==> flow/design.v <==
/*verilator lint_off MULTITOP*/
module num_rpad #(
    parameter int IN_WIDTH  = 32,
    parameter int OUT_WIDTH = 32
) (
    input  logic [ IN_WIDTH-1:0] in,
    output logic [OUT_WIDTH-1:0] out
);
  localparam int EXTEND = OUT_WIDTH - IN_WIDTH;
  assign out = {in, {EXTEND{1'b0}}};
endmodule
module num_sneg #(
    parameter int WIDTH = 32
) (
    input  logic signed [WIDTH-1:0] in,
    output logic signed [WIDTH-1:0] out
);
  assign out = -in;
endmodule
module num_sabs #(
    parameter int WIDTH = 32
) (
    input  logic signed [WIDTH-1:0] in,
    output logic signed [WIDTH-1:0] out
);
  assign out = in[WIDTH-1] ? -in : in;
endmodule
module num_min #(
    parameter int WIDTH = 32
) (
    input  logic [WIDTH-1:0] left,
    input  logic [WIDTH-1:0] right,
    output logic [WIDTH-1:0] out
);
  assign out = (left < right) ? left : right;
endmodule
module num_max #(
    parameter int WIDTH = 32
) (
    input  logic [WIDTH-1:0] left,
    input  logic [WIDTH-1:0] right,
    output logic [WIDTH-1:0] out
);
  assign out = (left > right) ? left : right;
endmodule
module num_smin #(
    parameter int WIDTH = 32
) (
    input  logic signed [WIDTH-1:0] left,
    input  logic signed [WIDTH-1:0] right,
    output logic signed [WIDTH-1:0] out
);
  assign out = (left < right) ? left : right;
endmodule
module num_smax #(
    parameter int WIDTH = 32
) (
    input  logic signed [WIDTH-1:0] left,
    input  logic signed [WIDTH-1:0] right,
    output logic signed [WIDTH-1:0] out
);
  assign out = (left > right) ? left : right;
endmodule
module num_ssignbit #(
    parameter int WIDTH = 32
) (
    input logic signed [WIDTH-1:0] in,
    output logic out
);
  assign out = in[WIDTH-1];
endmodule
module num_sadd #(
    parameter int LEFT_WIDTH = 32,
    parameter int LEFT_LSB = 0,
    parameter int RIGHT_WIDTH = 32,
    parameter int RIGHT_LSB = 0,
    parameter int OUT_WIDTH = 33
) (
    input  logic signed [ LEFT_WIDTH-1:0] left,
    input  logic signed [RIGHT_WIDTH-1:0] right,
    output logic signed [  OUT_WIDTH-1:0] out
);
  logic signed [  LEFT_LSB+LEFT_WIDTH-1:0] left_aligned;
  logic signed [RIGHT_LSB+RIGHT_WIDTH-1:0] right_aligned;
  assign left_aligned = {left, {LEFT_LSB{1'b0}}};
  assign right_aligned = {right, {RIGHT_LSB{1'b0}}};
  assign out = left_aligned + right_aligned;
endmodule
module num_smul #(
    parameter int LEFT_WIDTH = 32,
    parameter int RIGHT_WIDTH = 32,
    parameter int OUT_WIDTH = 64,
    parameter int OUT_LSB = 0
) (
    input  logic signed [ LEFT_WIDTH-1:0] left,
    input  logic signed [RIGHT_WIDTH-1:0] right,
    input  logic                          go,
    input  logic                          reset,
    input  logic                          clk,
    output logic signed [  OUT_WIDTH-1:0] out,
    output logic                          done
);
  logic [1:0] done_buffer;
  assign done = done_buffer[1];
  logic signed [       LEFT_WIDTH-1:0] left_tmp;
  logic signed [      RIGHT_WIDTH-1:0] right_tmp;
  logic signed [OUT_LSB+OUT_WIDTH-1:0] out_tmp;
  assign out = out_tmp[OUT_LSB+OUT_WIDTH-1:OUT_LSB];
  always_ff @(posedge clk) begin
    if (go) begin
      done_buffer[0] <= 1;
      done_buffer[1] <= done_buffer[0];
    end else begin
      done_buffer <= 0;
    end
  end
  always_ff @(posedge clk) begin
    if (!reset && go) begin
      left_tmp  <= left;
      right_tmp <= right;
    end else begin
      left_tmp  <= 0;
      right_tmp <= 0;
    end
  end
  always_ff @(posedge clk) begin
    if (reset) begin
      out_tmp <= 0;
    end else if (go) begin
      out_tmp <= left_tmp * right_tmp;
    end else begin
      out_tmp <= out_tmp;
    end
  end
endmodule
module smul_q31 (
    input  logic        clk,
    input  logic        reset,
    input  logic        go,
    input  logic [31:0] left,
    input  logic [31:0] right,
    output logic [31:0] out,
    output logic        done
);
  num_smul #(
      .LEFT_WIDTH (32),
      .RIGHT_WIDTH(32),
      .OUT_WIDTH  (32),
      .OUT_LSB    (31)
  ) mul (
      .left (left),
      .right(right),
      .go   (go),
      .reset(reset),
      .clk  (clk),
      .out  (out),
      .done (done)
  );
endmodule
# ---- Step by step through the tools: smul_q31
# Tool output for the design above before and after an edit, in the order of the flow.
# Lines under "before" count in the file above, lines under "after" in the edited file.
# "change": "after" minus "before" as printed here. "rel_change_pct": 100 x difference / "before".
# Library cell names are shortened.
# Not given: --
dict set report design {
  top {smul_q31}
  clk_port {clk}
  lib {sky130hd}
  corner {tt_025C_1v80}
}

# ---- The edit
# The edit as a unified diff against the file above.
# The edited RTL no longer does the same as the RTL above: the edit was made by script, with no optimisation intended.
# begin of diff
@@ -125,7 +125,5 @@
   end
   always_ff @(posedge clk) begin
-    if (reset) begin
-      out_tmp <= 0;
-    end else if (go) begin
+    if (go) begin
       out_tmp <= left_tmp * right_tmp;
     end else begin
# end of diff

# ---- Word level
# Counts by Yosys on the flattened word-level netlist (proc, flatten, opt, wreduce; memories kept). Register bits leave out memories and registers merged into their read ports (data or address); mux counts leave out enables and synchronous resets folded into registers. Print and check cells are left out. Cells with the same type and inputs are merged into one.
# item before after change rel_change_pct
set bits {}
lappend bits {word_cells 9 9 0 0.00}
lappend bits {ff_bits 129 129 0 0.00}
# item before after change rel_change_pct
set op_classes {}
lappend op_classes {mul 1 1 0 0.00}
lappend op_classes {n_reduce_logical 2 2 0 0.00}
lappend op_classes {mux 1 1 0 0.00}
# Operator kinds equal on both sides are left out: 4.

# ---- Longest topological paths
# Depth = most cells in a row (Yosys ltp): at word level without a register or memory, in the mapped netlist without a sequential cell, where the memories' decode and read muxes count.
# item before after change rel_change_pct
set depth {}
lappend depth {depth_word 2 2 0 0.00}
lappend depth {ABC_AREA 0 0 -- --}
lappend depth {ltp_mapped 31 29 -2 -6.45}
lappend depth {ltp_nobuf 29 27 -2 -6.90}

# ---- After synthesis
# The flow's flattened synthesis, as Yosys stat reports it; memories are mapped. The netlist is that of the ABC_AREA named above (0 if unset); the other value can give another one.
# cell before after change rel_change_pct
set types {}
lappend types {dfxtp_1 98 66 -32 -32.65}
lappend types {edfxtp_1 0 32 32 --}
lappend types {nand2_1 513 496 -17 -3.31}
lappend types {mux2i_1 17 0 -17 -100.00}
lappend types {nor2_1 35 24 -11 -31.43}
lappend types {clkbuf_1 210 201 -9 -4.29}
lappend types {nor3b_1 13 4 -9 -69.23}
lappend types {a21oi_1 52 46 -6 -11.54}
lappend types {and3_1 10 4 -6 -60.00}
lappend types {xor2_1 7 13 6 85.71}
lappend types {nand4_1 14 9 -5 -35.71}
lappend types {o21bai_1 12 7 -5 -41.67}
lappend types {a31oi_1 8 3 -5 -62.50}
lappend types {o21a_1 5 0 -5 -100.00}
lappend types {nor2b_1 27 31 4 14.81}
lappend types {and2_1 590 587 -3 -0.51}
lappend types {o21ai_0 24 21 -3 -12.50}
lappend types {or3_1 4 1 -3 -75.00}
# Cell types equal on both sides are left out: 13.
# Not every row of either side is listed.
# item before after change rel_change_pct
set synth_totals {}
lappend synth_totals {seq_area_um2 1961.9 2282.2 320.3 16.33}
lappend synth_totals {buf_cells 214 205 -9 -4.21}
lappend synth_totals {mapped_cells 4030 3931 -99 -2.46}
lappend synth_totals {synth_area_um2 38445.6 38144.1 -301.5 -0.78}
lappend synth_totals {flip_flops 98 98 0 0.00}
# By module: a second synthesis without flattening, with its own total; a netlist apart from the flattened one above.
# item before after change rel_change_pct
set hier_totals {}
lappend hier_totals {hier_cells 4019 3899 -120 -2.99}
lappend hier_totals {hier_area_um2 38232.9 37938.9 -294.0 -0.77}
# Rows give one instance, submodules left out.
# module mod_area_um2 cells instances
set by_module_before {}
lappend by_module_before {num_smul 38232.9 4019 1}
lappend by_module_before {smul_q31 0.0 0 1}
# module mod_area_um2 cells instances
set by_module_after {}
lappend by_module_after {num_smul 37938.9 3899 1}
lappend by_module_after {smul_q31 0.0 0 1}

# ---- Timing after synthesis
# Path of least setup slack by OpenSTA after synthesis, without wires, with an ideal clock, recovery checks aside; 20% of the period is set as input and as output delay. Where synthesis merged equal registers, the netlist keeps one of their names.
# item before after change rel_change_pct
set synth_timing {}
lappend synth_timing {kind {flip-flop to flip-flop} {flip-flop to flip-flop} -- --}
lappend synth_timing {startpoint {register mul.left_tmp[31]} {register mul.left_tmp[31]} -- --}
lappend synth_timing {endpoint {register mul.out_tmp[60]} {register mul.out_tmp[62]} -- --}
lappend synth_timing {driving_pins 27 27 0 0.00}
lappend synth_timing {path_delay_ns 7.914 7.750 -0.164 -2.07}
lappend synth_timing {slack_ns 0.086 0.250 0.164 --}
lappend synth_timing {path_buffers 2 2 0 0.00}
lappend synth_timing {clock_period_ns 8.0 8.0 0.0 0.00}
lappend synth_timing {t_arrival_ns 7.780 7.490 -0.290 -3.73}
lappend synth_timing {synth_period_reached_ns 7.914 7.75 -0.164 -2.07}
# "path_delay_ns" = arrival - input delay + setup time.
# "driving_pins" counts driving pins, that of a launching flip-flop among them; a cell with two outputs on the path counts twice.
# "synth_period_reached_ns" is the clock period less the worst setup slack; recovery checks do not enter. This is arithmetic on one report: input and output delays are still those of the set period (20% each).
# Between the ends stands the longest chain of elaborated cells between them, by number of cells; it is not shown to be the way that was timed. Of several equally long chains one is given.
# Each line given opens the expression or statement behind the cell; cells for indexed reads and writes are added by Yosys, which also makes memories of some case tables.
# At most two assigning lines are given for a register; there are more.
dict set report synth_via_before {
  cell_sequence {dfxtp_1 -> clkbuf_1 -> nand2_1 -> inv_1 -> fa_1 -> inv_1 -> fa_1 -> fa_1 -> inv_1 -> fa_1 -> inv_1 -> fa_1 -> inv_1 -> fa_1 -> inv_1 -> fa_1 -> fa_1 -> inv_1 -> ha_1 -> clkbuf_1 -> a21oi_1 -> a21oi_1 -> or4_1 -> o221ai_4 -> o21ai_2 -> nor4b_4 -> or4_1}
  elab_chain_cells 1
}
# item line
set synth_lines_before {}
lappend synth_lines_before {{start: declaration} 105} ;# logic signed [       LEFT_WIDTH-1:0] left_tmp;
lappend synth_lines_before {{start: assignment} 119} ;# left_tmp  <= left;
lappend synth_lines_before {{start: assignment} 122} ;# left_tmp  <= 0;
lappend synth_lines_before {{32-bit by 32-bit multiplier with 63-bit output} 130} ;# out_tmp <= left_tmp * right_tmp;
lappend synth_lines_before {{end: assignment} 130}
lappend synth_lines_before {{end: assignment} 132} ;# out_tmp <= out_tmp;
lappend synth_lines_before {{end: declaration} 107} ;# logic signed [OUT_LSB+OUT_WIDTH-1:0] out_tmp;
dict set report synth_via_after {
  cell_sequence {dfxtp_1 -> clkbuf_1 -> nand2_1 -> inv_1 -> fa_1 -> inv_1 -> fa_1 -> fa_1 -> inv_1 -> fa_1 -> inv_1 -> fa_1 -> inv_1 -> fa_1 -> inv_1 -> fa_1 -> inv_1 -> fa_1 -> ha_1 -> clkbuf_1 -> a21o_1 -> a21o_1 -> a21oi_1 -> nor4_1 -> o31ai_4 -> a311o_1 -> xnor2_1}
  elab_chain_cells 1
}
# item line
set synth_lines_after {}
lappend synth_lines_after {{start: declaration} 105} ;# logic signed [       LEFT_WIDTH-1:0] left_tmp;
lappend synth_lines_after {{start: assignment} 119} ;# left_tmp  <= left;
lappend synth_lines_after {{start: assignment} 122} ;# left_tmp  <= 0;
lappend synth_lines_after {{32-bit by 32-bit multiplier with 63-bit output} 128} ;# out_tmp <= left_tmp * right_tmp;
lappend synth_lines_after {{end: assignment} 128}
lappend synth_lines_after {{end: assignment} 130} ;# out_tmp <= out_tmp;
lappend synth_lines_after {{end: declaration} 107} ;# logic signed [OUT_LSB+OUT_WIDTH-1:0] out_tmp;

# ---- Worst path after layout
# From the final timing report of the runs of set A: the path of least setup slack in the routed layout; clock arrival at registers is part of the times.
# item before after change rel_change_pct
set layout_timing {}
lappend layout_timing {kind {flip-flop to flip-flop} {flip-flop to flip-flop} -- --}
lappend layout_timing {startpoint {register mul.right_tmp[11]} {register mul.right_tmp[2]} -- --}
lappend layout_timing {endpoint {register mul.out_tmp[58]} {register mul.out_tmp[38]} -- --}
lappend layout_timing {slack_ns 0.10 0.25 0.15 --}
lappend layout_timing {path_buffers 5 9 4 80.00}
lappend layout_timing {t_arrival_ns 7.91 7.61 -0.30 -3.79}
lappend layout_timing {driving_pins 28 33 5 17.86}
lappend layout_timing {clock_period_ns 7.68 7.68 0.00 0.00}
# Between the ends stands the longest chain of elaborated cells between them, by number of cells; it is not shown to be the way that was timed. Of several equally long chains one is given.
# At most two assigning lines are given for a register; there are more.
dict set report layout_via_before {
  cell_sequence {dfxtp_1 -> buf_12 -> and2_4 -> fa_1 -> inv_1 -> fa_1 -> fa_1 -> fa_1 -> fa_1 -> inv_2 -> fa_1 -> fa_1 -> fa_2 -> ha_4 -> a21o_1 -> o21ba_4 -> o221ai_4 -> a221o_1 -> a31oi_4 -> o21ai_4 -> o221ai_4 -> buf_4 -> buf_6 -> buf_6 -> buf_6 -> o21bai_1 -> xor2_1 -> a21o_1}
  elab_chain_cells 1
}
# item line
set layout_lines_before {}
lappend layout_lines_before {{start: declaration} 106} ;# logic signed [      RIGHT_WIDTH-1:0] right_tmp;
lappend layout_lines_before {{start: assignment} 120} ;# right_tmp <= right;
lappend layout_lines_before {{start: assignment} 123} ;# right_tmp <= 0;
lappend layout_lines_before {{32-bit by 32-bit multiplier with 63-bit output} 130} ;# out_tmp <= left_tmp * right_tmp;
lappend layout_lines_before {{end: assignment} 130}
lappend layout_lines_before {{end: assignment} 132} ;# out_tmp <= out_tmp;
lappend layout_lines_before {{end: declaration} 107} ;# logic signed [OUT_LSB+OUT_WIDTH-1:0] out_tmp;
dict set report layout_via_after {
  cell_sequence {dfxtp_4 -> buf_6 -> buf_6 -> nand2_4 -> fa_1 -> fa_1 -> fa_1 -> fa_1 -> inv_2 -> fa_1 -> inv_2 -> fa_1 -> inv_1 -> fa_1 -> inv_1 -> fa_1 -> inv_2 -> ha_4 -> nand3_4 -> buf_6 -> nor3_4 -> nand3_2 -> a21oi_2 -> buf_6 -> nor3_4 -> buf_12 -> buf_8 -> buf_4 -> buf_6 -> o21ai_4 -> nor3b_4 -> buf_4 -> a311oi_1}
  elab_chain_cells 1
}
# item line
set layout_lines_after {}
lappend layout_lines_after {{start: declaration} 106} ;# logic signed [      RIGHT_WIDTH-1:0] right_tmp;
lappend layout_lines_after {{start: assignment} 120} ;# right_tmp <= right;
lappend layout_lines_after {{start: assignment} 123} ;# right_tmp <= 0;
lappend layout_lines_after {{32-bit by 32-bit multiplier with 63-bit output} 128} ;# out_tmp <= left_tmp * right_tmp;
lappend layout_lines_after {{end: assignment} 128}
lappend layout_lines_after {{end: assignment} 130} ;# out_tmp <= out_tmp;
lappend layout_lines_after {{end: declaration} 107} ;# logic signed [OUT_LSB+OUT_WIDTH-1:0] out_tmp;

# ---- Flow runs
# Runs of the flow (Yosys, OpenROAD) on both versions; the two runs of a pair have the same settings. The constraints put input and output delay at 20% of the set period each and load the outputs with 0.01 pF.
dict set report flow_settings_set_A {
  CORE_UTILIZATION 45
  SETUP_SLACK_MARGIN 2.5
  period_ns 7.68
  CAP_MARGIN 20
  CORE_MARGIN 2
  SLEW_MARGIN 20
}
# item before after change rel_change_pct
set measured_set_A {}
lappend measured_set_A {synth_chip_area_um2 38445.6 38144.1 -301.5 -0.78}
lappend measured_set_A {total_die_area_um2 87787.8 87110.6 -677.2 -0.77}
lappend measured_set_A {fin_tns_ns 0.000 0.000 0.000 --}
lappend measured_set_A {fin_ws_ns 0.102 0.246 0.144 --}
lappend measured_set_A {fin_hold_ws_ns 0.442 0.438 -0.004 --}
lappend measured_set_A {finish.stdcell_area_um2 46077.9 44910.6 -1167.3 -2.53}
dict set report flow_settings_set_B {
  CELL_PAD_IN_SITES_GLOBAL_PLACEMENT 1
  CORE_MARGIN 7
  CORE_UTILIZATION 27
  CTS_CLUSTER_SIZE 76
  GPL_ROUTABILITY_DRIVEN 0
  GPL_TIMING_DRIVEN 0
  PLACE_DENSITY 0.49
  SLEW_MARGIN 25
  TNS_END_PERCENT 80
  period_ns 4.85
  CAP_MARGIN 20
}
# item before after change rel_change_pct
set measured_set_B {}
lappend measured_set_B {synth_chip_area_um2 38445.6 38144.1 -301.5 -0.78}
lappend measured_set_B {total_die_area_um2 153151.0 151995.0 -1156.0 -0.75}
lappend measured_set_B {fin_tns_ns -84.125 -80.450 3.675 --}
lappend measured_set_B {fin_ws_ns -3.058 -2.778 0.280 --}
lappend measured_set_B {fin_hold_ws_ns 0.444 0.441 -0.003 --}
lappend measured_set_B {finish.stdcell_area_um2 47145.2 47000.1 -145.1 -0.31}
